==> flow/design.v <==
module Control(
    input  [5:0] opcode,
    output reg RegDst, Branch, MemRead, MemtoReg,
    output reg [1:0] ALUOp,
    output reg MemWrite, ALUSrc, RegWrite
);
    always @(*) begin
        case (opcode)
            6'b000000: begin  
                RegDst   = 1;
                ALUSrc   = 0;
                MemtoReg = 0;
                RegWrite = 1;
                MemRead  = 0;
                MemWrite = 0;
                Branch   = 0;
                ALUOp    = 2'b10;
            end
            6'b100011: begin  
                RegDst   = 0;
                ALUSrc   = 1;
                MemtoReg = 1;
                RegWrite = 1;
                MemRead  = 1;
                MemWrite = 0;
                Branch   = 0;
                ALUOp    = 2'b00;
            end
            6'b101011: begin  
                RegDst   = 0;
                ALUSrc   = 1;
                MemtoReg = 0;
                RegWrite = 0;
                MemRead  = 0;
                MemWrite = 1;
                Branch   = 0;
                ALUOp    = 2'b00;
            end
            6'b000100: begin  
                RegDst   = 0;
                ALUSrc   = 0;
                MemtoReg = 0;
                RegWrite = 0;
                MemRead  = 0;
                MemWrite = 0;
                Branch   = 1;
                ALUOp    = 2'b01;
            end
            default: begin
                RegDst   = 0;
                ALUSrc   = 0;
                MemtoReg = 0;
                RegWrite = 0;
                MemRead  = 0;
                MemWrite = 0;
                Branch   = 0;
                ALUOp    = 2'b00;
            end
        endcase
    end
endmodule
module ALUControl(
    input  [1:0] ALUOp,
    input  [5:0] funct,
    output reg [3:0] ALUControl
);
    always @(*) begin
        casex ({ALUOp, funct})
            8'b10_100000: ALUControl = 4'b0010;  
            8'b10_100010: ALUControl = 4'b0110;  
            8'b10_100100: ALUControl = 4'b0000;  
            8'b10_100101: ALUControl = 4'b0001;  
            8'b10_101010: ALUControl = 4'b0111;  
            8'b00_xxxxxx: ALUControl = 4'b0010;  
            8'b01_xxxxxx: ALUControl = 4'b0110;  
            default:      ALUControl = 4'b0000;
        endcase
    end
endmodule
module ALU(
    input  [31:0] A,
    input  [31:0] B,
    input  [3:0]  ALUControl,
    output reg [31:0] Result,
    output Zero
);
    assign Zero = (Result == 0);
    always @(*) begin
        case (ALUControl)
            4'b0010: Result = A + B;            
            4'b0110: Result = A - B;            
            4'b0000: Result = A & B;            
            4'b0001: Result = A | B;            
            4'b0111: Result = (A < B) ? 1 : 0;  
            default: Result = 0;
        endcase
    end
endmodule
`timescale 1ns / 1ps
module Get_Instruction(
    input  [31:0] instruction,
    output [5:0] opcode,
    output reg [4:0] rs,
    output reg [4:0] rt,
    output reg [4:0] rd,
    output reg [4:0] shamt,
    output reg [5:0] funct,
    output reg [15:0] immediate,
    output reg isRtype,
    output reg isItype
);
assign opcode = instruction[31:26];
always @(*) begin
    if (opcode == 6'b000000) begin 
        isRtype   = 1'b1;
        isItype   = 1'b0;
        rs        = instruction[25:21];
        rt        = instruction[20:16];
        rd        = instruction[15:11];
        shamt     = instruction[10:6];
        funct     = instruction[5:0];
        immediate = 16'b0;
    end else begin
        isRtype   = 1'b0;
        isItype   = 1'b1;
        rs        = instruction[25:21];
        rt        = instruction[20:16];
        immediate = instruction[15:0];
        rd        = 5'b0;
        shamt     = 5'b0;
        funct     = 6'b0;
    end
end
endmodule 
`timescale 1ns / 1ps
module getoperands(
    output [31:0] operand1,
    output [31:0] operand2,
    input  [4:0] rs,
    input  [4:0] rt,
    input  [4:0] rd,
    input  [31:0] write_data,
    input  RegDst,
    input  RegWrite,
    input  ALUSrc,           
    input  clk
);
    reg [31:0] registers [0:31];
    wire [4:0] write_reg = (RegDst == 1) ? rd : rt;
    assign operand1 = (rs == 5'd0) ? 32'd0 : registers[rs];
    assign operand2 = (ALUSrc == 1) ? 32'd0 : ((rt == 5'd0) ? 32'd0 : registers[rt]);
    always @(posedge clk) begin
        if (RegWrite && write_reg != 5'd0)
            registers[write_reg] <= write_data;
    end
endmodule
module branch_datapath (
    input  wire [31:0] PC,
    input  wire [31:0] reg1,
    input  wire [31:0] reg2,
    input  wire [15:0] imm,
    input  wire        Branch,
    output wire [31:0] nextPC,
    output wire        Zero,
    output wire        BranchTaken
);
    wire [31:0] PC_plus4;
    wire [31:0] imm_ext;
    wire [31:0] imm_shift;
    wire [31:0] branch_addr;
    wire [31:0] alu_result;
    assign PC_plus4   = PC + 32'd4;
    assign imm_ext    = {{16{imm[15]}}, imm};
    assign imm_shift  = imm_ext << 2;
    assign branch_addr = PC_plus4 + imm_shift;
    assign alu_result = reg1 - reg2;
    assign Zero       = (alu_result == 32'd0);
    assign BranchTaken = Branch & Zero;
    assign nextPC     = BranchTaken ? branch_addr : PC_plus4;
endmodule
module mips_core (
    input  wire        clk,
    input  wire        reset,
    output wire [31:0] imem_addr,
    input  wire [31:0] imem_data,
    output wire [31:0] dmem_addr,
    output wire [31:0] dmem_wdata,
    output wire        dmem_we,
    output wire        dmem_re,
    input  wire [31:0] dmem_rdata
);
    reg  [31:0] PC;
    wire [31:0] nextPC;
    wire [5:0]  opcode, funct;
    wire [4:0]  rs, rt, rd, shamt;
    wire [15:0] immediate;
    wire        isRtype, isItype;
    wire RegDst, Branch, MemRead, MemtoReg, MemWrite, ALUSrc, RegWrite;
    wire [1:0]  ALUOp;
    wire [3:0]  ALUCtl;
    wire [31:0] reg1, reg2, alu_b, alu_result, write_back;
    wire        alu_zero, br_zero, br_taken;
    always @(posedge clk or posedge reset) begin
        if (reset)
            PC <= 32'b0;
        else
            PC <= nextPC;
    end
    assign imem_addr = PC;
    Get_Instruction GI (
        .instruction(imem_data),
        .opcode(opcode),
        .rs(rs),
        .rt(rt),
        .rd(rd),
        .shamt(shamt),
        .funct(funct),
        .immediate(immediate),
        .isRtype(isRtype),
        .isItype(isItype)
    );
    Control CTRL (
        .opcode(opcode),
        .RegDst(RegDst),
        .Branch(Branch),
        .MemRead(MemRead),
        .MemtoReg(MemtoReg),
        .ALUOp(ALUOp),
        .MemWrite(MemWrite),
        .ALUSrc(ALUSrc),
        .RegWrite(RegWrite)
    );
    ALUControl ALUCTRL (
        .ALUOp(ALUOp),
        .funct(funct),
        .ALUControl(ALUCtl)
    );
    getoperands RF (
        .operand1(reg1),
        .operand2(reg2),
        .rs(rs),
        .rt(rt),
        .rd(rd),
        .write_data(write_back),
        .RegDst(RegDst),
        .RegWrite(RegWrite),
        .ALUSrc(1'b0),
        .clk(clk)
    );
    assign alu_b = ALUSrc ? {{16{immediate[15]}}, immediate} : reg2;
    ALU ALU0 (
        .A(reg1),
        .B(alu_b),
        .ALUControl(ALUCtl),
        .Result(alu_result),
        .Zero(alu_zero)
    );
    branch_datapath BD (
        .PC(PC),
        .reg1(reg1),
        .reg2(reg2),
        .imm(immediate),
        .Branch(Branch),
        .nextPC(nextPC),
        .Zero(br_zero),
        .BranchTaken(br_taken)
    );
    assign dmem_addr  = alu_result;
    assign dmem_wdata = reg2;
    assign dmem_we    = MemWrite;
    assign dmem_re    = MemRead;
    assign write_back = MemtoReg ? dmem_rdata : alu_result;
endmodule
# Reports on mips_core
# Each step is given for the RTL above and for the edited RTL.
# "orig" refers to lines of the RTL above, "edited" to lines of the edited file.
# "diff" is "edited" less "orig", of the values as shown; "rel_change_pct" is that difference over "orig", in percent.
# Operators carry their Yosys type and port widths (W data, S select, Z words).
# Cell names lack the library's common part.
# A cell with - has no value.
[inputs] top="mips_core" clock="clk" cell_library="sky130hd" pvt_corner="tt_025C_1v80"

# Diff
# Unified diff, file above to edited file.
# This change comes from a script, not from a designer. The edited design behaves differently; no optimisation was intended.
# begin of diff
@@ -106,5 +106,5 @@
     output reg [4:0] shamt,
     output reg [5:0] funct,
-    output reg [15:0] immediate,
+    output reg [7:0] immediate,
     output reg isRtype,
     output reg isItype
# end of diff

# Elaborated design
# Source: Yosys, flattened and elaborated, memories not mapped. Widths are those after wreduce; folded enables and synchronous resets count as part of the registers. Registers that Yosys merges into a memory's read port (data or address) are not register bits. Print and check cells do not count. Equal cells are merged and count once.
# Memory sizes are those after Yosys's memory passes, which may raise the word count (mostly to a power of two), join words into wider ones and drop unused or constant bits.
[classes] element="add_sub_neg" orig=5 edited=5 diff=0 rel_change_pct=0.00
[classes] element="compare" orig=1 edited=1 diff=0 rel_change_pct=0.00
[classes] element="n_eq" orig=12 edited=12 diff=0 rel_change_pct=0.00
[classes] element="mux" orig=22 edited=22 diff=0 rel_change_pct=0.00
[classes] element="n_logic" orig=3 edited=3 diff=0 rel_change_pct=0.00
[classes] element="reduce_and_logical" orig=12 edited=12 diff=0 rel_change_pct=0.00
[op_table] op="$add A32 B32 Y32" orig=2 edited=1 diff=-1 rel_change_pct=-50.00
[op_table] op="$mux W16" orig=1 edited=0 diff=-1 rel_change_pct=-100.00
[op_table] op="$add A32 B10 Y32" orig=0 edited=1 diff=1
[op_table] op="$mux W8" orig=0 edited=1 diff=1
# Unchanged operator kinds not shown: 28.
[word_totals] element="reg_bits" orig=32 edited=32 diff=0 rel_change_pct=0.00
[word_totals] element="ram_bits" orig=1024 edited=1024 diff=0 rel_change_pct=0.00
[word_totals] element="mem_count" orig=1 edited=1 diff=0 rel_change_pct=0.00
[word_totals] element="inputBits" orig=66 edited=66 diff=0 rel_change_pct=0.00
[word_totals] element="out_inout_bits" orig=98 edited=98 diff=0 rel_change_pct=0.00
[word_totals] element="wordCells" orig=57 edited=57 diff=0 rel_change_pct=0.00
[mem_list] element="memory_list" orig="RF.registers 32 x 32 bit 2R1W" edited="RF.registers 32 x 32 bit 2R1W"

# Logic depth
# Longest topological path by Yosys (ltp), each cell counted once; first at word level (registers and memories cut), then after technology mapping (sequential cells cut; the memories' decode and read muxes count).
[depth] element="depth_word" orig=9 edited=9 diff=0 rel_change_pct=0.00
[depth] element="ABC_AREA" orig="0" edited="0"
[depth] element="depth_mapped" orig=29 edited=29 diff=0 rel_change_pct=0.00
[depth] element="ltp_nobuf" orig=22 edited=23 diff=1 rel_change_pct=4.55

# After synthesis
# Source: synth_stat.txt of the flow (Yosys; design flattened, memories mapped). It holds for the ABC_AREA given above (unset counts as 0); a run with the other value may have another netlist.
[by_type] type="nand2_1" orig=154 edited=345 diff=191 rel_change_pct=124.03
[by_type] type="nand2b_1" orig=81 edited=24 diff=-57 rel_change_pct=-70.37
[by_type] type="a21oi_1" orig=147 edited=185 diff=38 rel_change_pct=25.85
[by_type] type="mux2_2" orig=49 edited=14 diff=-35 rel_change_pct=-71.43
[by_type] type="a21o_1" orig=75 edited=47 diff=-28 rel_change_pct=-37.33
[by_type] type="ha_1" orig=159 edited=136 diff=-23 rel_change_pct=-14.47
[by_type] type="nor3_1" orig=27 edited=47 diff=20 rel_change_pct=74.07
[by_type] type="clkbuf_1" orig=168 edited=182 diff=14 rel_change_pct=8.33
[by_type] type="nand3_1" orig=65 edited=51 diff=-14 rel_change_pct=-21.54
[by_type] type="mux4_2" orig=614 edited=627 diff=13 rel_change_pct=2.12
[by_type] type="a31oi_1" orig=21 edited=32 diff=11 rel_change_pct=52.38
[by_type] type="a221oi_1" orig=14 edited=3 diff=-11 rel_change_pct=-78.57
[by_type] type="xor2_1" orig=13 edited=23 diff=10 rel_change_pct=76.92
[by_type] type="o21a_1" orig=12 edited=2 diff=-10 rel_change_pct=-83.33
[by_type] type="or3_1" orig=8 edited=18 diff=10 rel_change_pct=125.00
[by_type] type="nor2_1" orig=188 edited=179 diff=-9 rel_change_pct=-4.79
[by_type] type="o31ai_1" orig=5 edited=14 diff=9 rel_change_pct=180.00
[by_type] type="mux2i_1" orig=40 edited=32 diff=-8 rel_change_pct=-20.00
# Unchanged cell types not shown: 16.
# The list need not be complete.
[synth_totals] element="cell_count" orig=3592 edited=3706 diff=114 rel_change_pct=3.17
[synth_totals] element="area_um2" orig=57506.4 edited=57377.5 diff=-128.9 rel_change_pct=-0.22
[synth_totals] element="sequential_area_um2" orig=31500.2 edited=31500.2 diff=0.0 rel_change_pct=0.00
[synth_totals] element="flip_flops" orig=1054 edited=1054 diff=0 rel_change_pct=0.00
[synth_totals] element="buf_cells" orig=233 edited=252 diff=19 rel_change_pct=8.15
# By module: a second synthesis without flattening, with its own total; a netlist apart from the flattened one above.
[hier_totals] element="hier_cells" orig=3997 edited=3905 diff=-92 rel_change_pct=-2.30
[hier_totals] element="hier_area_um2" orig=60148.9 edited=59304.4 diff=-844.5 rel_change_pct=-1.40
# Rows give one instance, submodules left out.
[modules_orig] mod="getoperands" n_inst=1 cells=2283 area_um2=47403.0 mod_seq_area_um2=30749.5
[modules_orig] mod="ALU" n_inst=1 cells=821 area_um2=5387.7 mod_seq_area_um2=0.0
[modules_orig] mod="branch_datapath" n_inst=1 cells=704 area_um2=4850.9 mod_seq_area_um2=0.0
[modules_orig] mod="mips_core" n_inst=1 cells=107 area_um2=1901.8 mod_seq_area_um2=800.8
[modules_orig] mod="Get_Instruction" n_inst=1 cells=58 area_um2=419.2 mod_seq_area_um2=0.0
[modules_orig] mod="Control" n_inst=1 cells=13 area_um2=100.1 mod_seq_area_um2=0.0
[modules_orig] mod="ALUControl" n_inst=1 cells=11 area_um2=86.3 mod_seq_area_um2=0.0
[modules_edited] mod="getoperands" n_inst=1 cells=2283 area_um2=47403.0 mod_seq_area_um2=30749.5
[modules_edited] mod="ALU" n_inst=1 cells=821 area_um2=5387.7 mod_seq_area_um2=0.0
[modules_edited] mod="branch_datapath" n_inst=1 cells=624 area_um2=4364.2 mod_seq_area_um2=0.0
[modules_edited] mod="mips_core" n_inst=1 cells=105 area_um2=1610.3 mod_seq_area_um2=800.8
[modules_edited] mod="Get_Instruction" n_inst=1 cells=48 area_um2=352.8 mod_seq_area_um2=0.0
[modules_edited] mod="Control" n_inst=1 cells=13 area_um2=100.1 mod_seq_area_um2=0.0
[modules_edited] mod="ALUControl" n_inst=1 cells=11 area_um2=86.3 mod_seq_area_um2=0.0

# Worst setup path after synthesis
# OpenSTA on the mapped netlist: ideal clock, no wires. The path of least setup slack (recovery checks aside). Input and output delay are each 20% of the period. Register names are those of the netlist, which keeps one name where synthesis merged equal registers.
[synth_path] element="kind" orig="input to output" edited="input to output"
[synth_path] element="startpoint" orig="input port imem_data[16]" edited="input port imem_data[16]"
[synth_path] element="endpoint" orig="output port dmem_addr[30]" edited="output port dmem_addr[30]"
[synth_path] element="tclk_ns" orig=10.0 edited=10.0 diff=0.0 rel_change_pct=0.00
[synth_path] element="in_delay_ns" orig=2.000 edited=2.000 diff=0.000 rel_change_pct=0.00
[synth_path] element="out_delay_ns" orig=2.000 edited=2.000 diff=0.000 rel_change_pct=0.00
[synth_path] element="t_first_pin_ns" orig=2.000 edited=2.000 diff=0.000 rel_change_pct=0.00
[synth_path] element="t_arrival_ns" orig=8.474 edited=7.752 diff=-0.722 rel_change_pct=-8.52
[synth_path] element="t_required_ns" orig=8.000 edited=8.000 diff=0.000 rel_change_pct=0.00
[synth_path] element="setup_slack_ns" orig=-0.474 edited=0.248 diff=0.722
[synth_path] element="path_delay_ns" orig=6.474 edited=5.752 diff=-0.722 rel_change_pct=-11.15
[synth_path] element="driving_pins" orig=28 edited=28 diff=0 rel_change_pct=0.00
[synth_path] element="n_path_buf" orig=7 edited=5 diff=-2 rel_change_pct=-28.57
[synth_path] element="period_less_setup_slack_ns" orig=10.474 edited=9.752 diff=-0.722 rel_change_pct=-6.89
# "path_delay_ns" = arrival - input delay + setup time.
# At an output port there is no setup time.
# "driving_pins": output pins that drive a net of the path, with the launching flip-flop's if there is one; two outputs of one cell count as two.
# "period_less_setup_slack_ns" = period - worst setup slack (recovery checks aside). The figure is calculated, with input and output delays left at 20% of the set period.
# Between the ends stands the longest chain of elaborated cells between them, by number of cells; it is not shown to be the way that was timed. Of several equally long chains one is given.
# Each line given opens the expression or statement behind the cell; cells for indexed reads and writes are added by Yosys, which also makes memories of some case tables.
# A memory read counts as a cell of the chain, while the word-level depth stops at memories.
[synth_via_orig] cell_sequence="buf_6 buf_6 buf_6 buf_2 buf_2 buf_1 buf_1 mux4_2 mux4_2 mux2i_1 nor2_1 nand2_1 nand2_1 ha_1 fa_1 a21oi_1 o21bai_1 a21o_1 a21o_1 a21oi_1 o21ai_0 o221ai_1 o21ai_0 o21a_1 a221o_1 a21oi_1 mux2i_1 o21ai_0" elab_chain_cells=5 cone_cells=9 cone_lines=8 cone_classes="2 x add/sub; 3 x mux; 2 x logic; 1 x reduce/logical; 1 x memory"
[synth_rtl_orig] element="from (decl)" line_no=185 rtl="input  wire [31:0] imem_data,"
[synth_rtl_orig] element="$mem_v2 Z32 W32" line_no=148 rtl="reg [31:0] registers [0:31];"
[synth_rtl_orig] element="$mux W32" line_no=151 rtl="assign operand2 = (ALUSrc == 1) ? 32'd0 : ((rt == 5'd0) ? 32'd0 : registers[rt]);"
[synth_rtl_orig] element="$mux W32" line_no=250 rtl="assign alu_b = ALUSrc ? {{16{immediate[15]}}, immediate} : reg2;"
[synth_rtl_orig] element="$sub A32 B32 Y32" line_no=91 rtl="4'b0110: Result = A - B;"
[synth_rtl_orig] element="$pmux W32 S5" line_no=89 rtl="case (ALUControl)"
[synth_rtl_orig] element="to (decl)" line_no=186 rtl="output wire [31:0] dmem_addr,"
# Nets of the timed path that keep an RTL name, with a line that drives or declares them; the list need not be complete.
[synth_nets_orig] net="dmem_wdata[0]" line_no=187 rtl="output wire [31:0] dmem_wdata,"
[synth_via_edited] cell_sequence="buf_6 buf_4 buf_1 clkbuf_1 buf_1 mux4_2 mux4_2 nand2_1 a21oi_1 nand2_1 nand2_1 ha_1 inv_1 fa_1 nor2b_1 o21bai_1 a21oi_1 o21bai_1 a21boi_0 o21ai_0 a2111oi_0 nor3_1 o21ai_0 a31o_2 a21o_1 a21oi_1 mux2i_1 a211o_1" elab_chain_cells=5 cone_cells=9 cone_lines=8 cone_classes="2 x add/sub; 3 x mux; 2 x logic; 1 x reduce/logical; 1 x memory"
[synth_rtl_edited] element="from (decl)" line_no=185 rtl="input  wire [31:0] imem_data,"
[synth_rtl_edited] element="$mem_v2 Z32 W32" line_no=148 rtl="reg [31:0] registers [0:31];"
[synth_rtl_edited] element="$mux W32" line_no=151 rtl="assign operand2 = (ALUSrc == 1) ? 32'd0 : ((rt == 5'd0) ? 32'd0 : registers[rt]);"
[synth_rtl_edited] element="$mux W32" line_no=250 rtl="assign alu_b = ALUSrc ? {{16{immediate[15]}}, immediate} : reg2;"
[synth_rtl_edited] element="$sub A32 B32 Y32" line_no=91 rtl="4'b0110: Result = A - B;"
[synth_rtl_edited] element="$pmux W32 S5" line_no=89 rtl="case (ALUControl)"
[synth_rtl_edited] element="to (decl)" line_no=186 rtl="output wire [31:0] dmem_addr,"
[synth_nets_edited] net="dmem_wdata[0]" line_no=187 rtl="output wire [31:0] dmem_wdata,"

# Path in the finished layout
# From the final timing report of the runs of pair 1: the path of least setup slack in the routed layout; clock arrival at registers is part of the times.
[layout_path] element="kind" orig="input to output" edited="input to output"
[layout_path] element="startpoint" orig="input port imem_data[16]" edited="input port imem_data[16]"
[layout_path] element="endpoint" orig="output port dmem_addr[28]" edited="output port dmem_addr[30]"
[layout_path] element="tclk_ns" orig=10.0 edited=10.0 diff=0.0 rel_change_pct=0.00
[layout_path] element="in_delay_ns" orig=2.00 edited=2.00 diff=0.00 rel_change_pct=0.00
[layout_path] element="out_delay_ns" orig=2.00 edited=2.00 diff=0.00 rel_change_pct=0.00
[layout_path] element="t_first_pin_ns" orig=2.00 edited=2.00 diff=0.00 rel_change_pct=0.00
[layout_path] element="t_arrival_ns" orig=7.74 edited=7.77 diff=0.03 rel_change_pct=0.39
[layout_path] element="t_required_ns" orig=8.00 edited=8.00 diff=0.00 rel_change_pct=0.00
[layout_path] element="setup_slack_ns" orig=0.26 edited=0.23 diff=-0.03
[layout_path] element="driving_pins" orig=27 edited=26 diff=-1 rel_change_pct=-3.70
[layout_path] element="n_path_buf" orig=6 edited=5 diff=-1 rel_change_pct=-16.67
# Between the ends stands the longest chain of elaborated cells between them, by number of cells; it is not shown to be the way that was timed. Of several equally long chains one is given.
# A memory read counts as a cell of the chain, while the word-level depth stops at memories.
[layout_via_orig] cell_sequence="buf_12 mux4_2 mux4_2 mux2i_1 buf_4 nor2_1 nand2_1 nand2_1 ha_2 fa_1 a21oi_2 o21bai_1 a21o_1 a21o_1 a21oi_1 buf_4 o21ai_1 o221ai_2 o21ai_1 o21a_1 buf_4 a31o_2 o22ai_1 nor2_1 o221ai_1 buf_4 clkdlybuf4s50_1" elab_chain_cells=5 cone_cells=9 cone_lines=8 cone_classes="2 x add/sub; 3 x mux; 2 x logic; 1 x reduce/logical; 1 x memory"
[layout_rtl_orig] element="from (decl)" line_no=185 rtl="input  wire [31:0] imem_data,"
[layout_rtl_orig] element="$mem_v2 Z32 W32" line_no=148 rtl="reg [31:0] registers [0:31];"
[layout_rtl_orig] element="$mux W32" line_no=151 rtl="assign operand2 = (ALUSrc == 1) ? 32'd0 : ((rt == 5'd0) ? 32'd0 : registers[rt]);"
[layout_rtl_orig] element="$mux W32" line_no=250 rtl="assign alu_b = ALUSrc ? {{16{immediate[15]}}, immediate} : reg2;"
[layout_rtl_orig] element="$sub A32 B32 Y32" line_no=91 rtl="4'b0110: Result = A - B;"
[layout_rtl_orig] element="$pmux W32 S5" line_no=89 rtl="case (ALUControl)"
[layout_rtl_orig] element="to (decl)" line_no=186 rtl="output wire [31:0] dmem_addr,"
[layout_via_edited] cell_sequence="buf_12 buf_16 mux4_2 mux4_2 nand2_1 nand2_1 nand2_1 o21ai_0 ha_1 buf_4 a21oi_1 o21bai_1 a21oi_1 o21bai_1 a21oi_1 o21bai_1 a21oi_1 a21oi_1 buf_4 o221ai_2 a21oi_1 a2111oi_1 a21oi_1 mux2i_1 a211o_1 clkdlybuf4s50_1" elab_chain_cells=5 cone_cells=9 cone_lines=8 cone_classes="2 x add/sub; 3 x mux; 2 x logic; 1 x reduce/logical; 1 x memory"
[layout_rtl_edited] element="from (decl)" line_no=185 rtl="input  wire [31:0] imem_data,"
[layout_rtl_edited] element="$mem_v2 Z32 W32" line_no=148 rtl="reg [31:0] registers [0:31];"
[layout_rtl_edited] element="$mux W32" line_no=151 rtl="assign operand2 = (ALUSrc == 1) ? 32'd0 : ((rt == 5'd0) ? 32'd0 : registers[rt]);"
[layout_rtl_edited] element="$mux W32" line_no=250 rtl="assign alu_b = ALUSrc ? {{16{immediate[15]}}, immediate} : reg2;"
[layout_rtl_edited] element="$sub A32 B32 Y32" line_no=91 rtl="4'b0110: Result = A - B;"
[layout_rtl_edited] element="$pmux W32 S5" line_no=89 rtl="case (ALUControl)"
[layout_rtl_edited] element="to (decl)" line_no=186 rtl="output wire [31:0] dmem_addr,"

# Layout results
# Both versions went through the flow (Yosys, OpenROAD) with the same settings in each pair. Constraints: input delay and output delay 20% of the set period each, output load 0.01 pF.
[flow_settings_pair_1] CORE_UTILIZATION=45 PLACE_DENSITY=0.6 period_ns=10.0 CAP_MARGIN=20 CORE_MARGIN=2 SLEW_MARGIN=20
[measured_pair_1] element="synthesis_area_um2" orig=57506.4 edited=57377.5 diff=-128.9 rel_change_pct=-0.22
[measured_pair_1] element="dieArea_um2" orig=130668.0 edited=130379.0 diff=-289.0 rel_change_pct=-0.22
[measured_pair_1] element="finish.stdcell_area_um2" orig=67249.5 edited=67563.5 diff=314.0 rel_change_pct=0.47
[measured_pair_1] element="post_route_util_frac" orig=0.529 edited=0.532 diff=0.003
[measured_pair_1] element="ws_setup_ns" orig=0.256 edited=0.230 diff=-0.026
[measured_pair_1] element="setupTns_ns" orig=0.000 edited=0.000 diff=0.000
[measured_pair_1] element="ws_hold_ns" orig=0.600 edited=0.604 diff=0.004
[measured_pair_1] element="power_total_mw" orig=12.390 edited=12.810 diff=0.420 rel_change_pct=3.39
[measured_pair_1] element="period_reached_ns" orig=9.744 edited=9.770 diff=0.026 rel_change_pct=0.27
# By "period_reached_ns" is meant the clock period of the run minus its worst setup slack. This is arithmetic on one report: input and output delays are still those of the set period (20% each).
# By "power_total_mw" is meant OpenSTA's value without simulated activity: inputs other than the clock are taken to toggle once in ten clock periods, and the tool carries that through the logic.
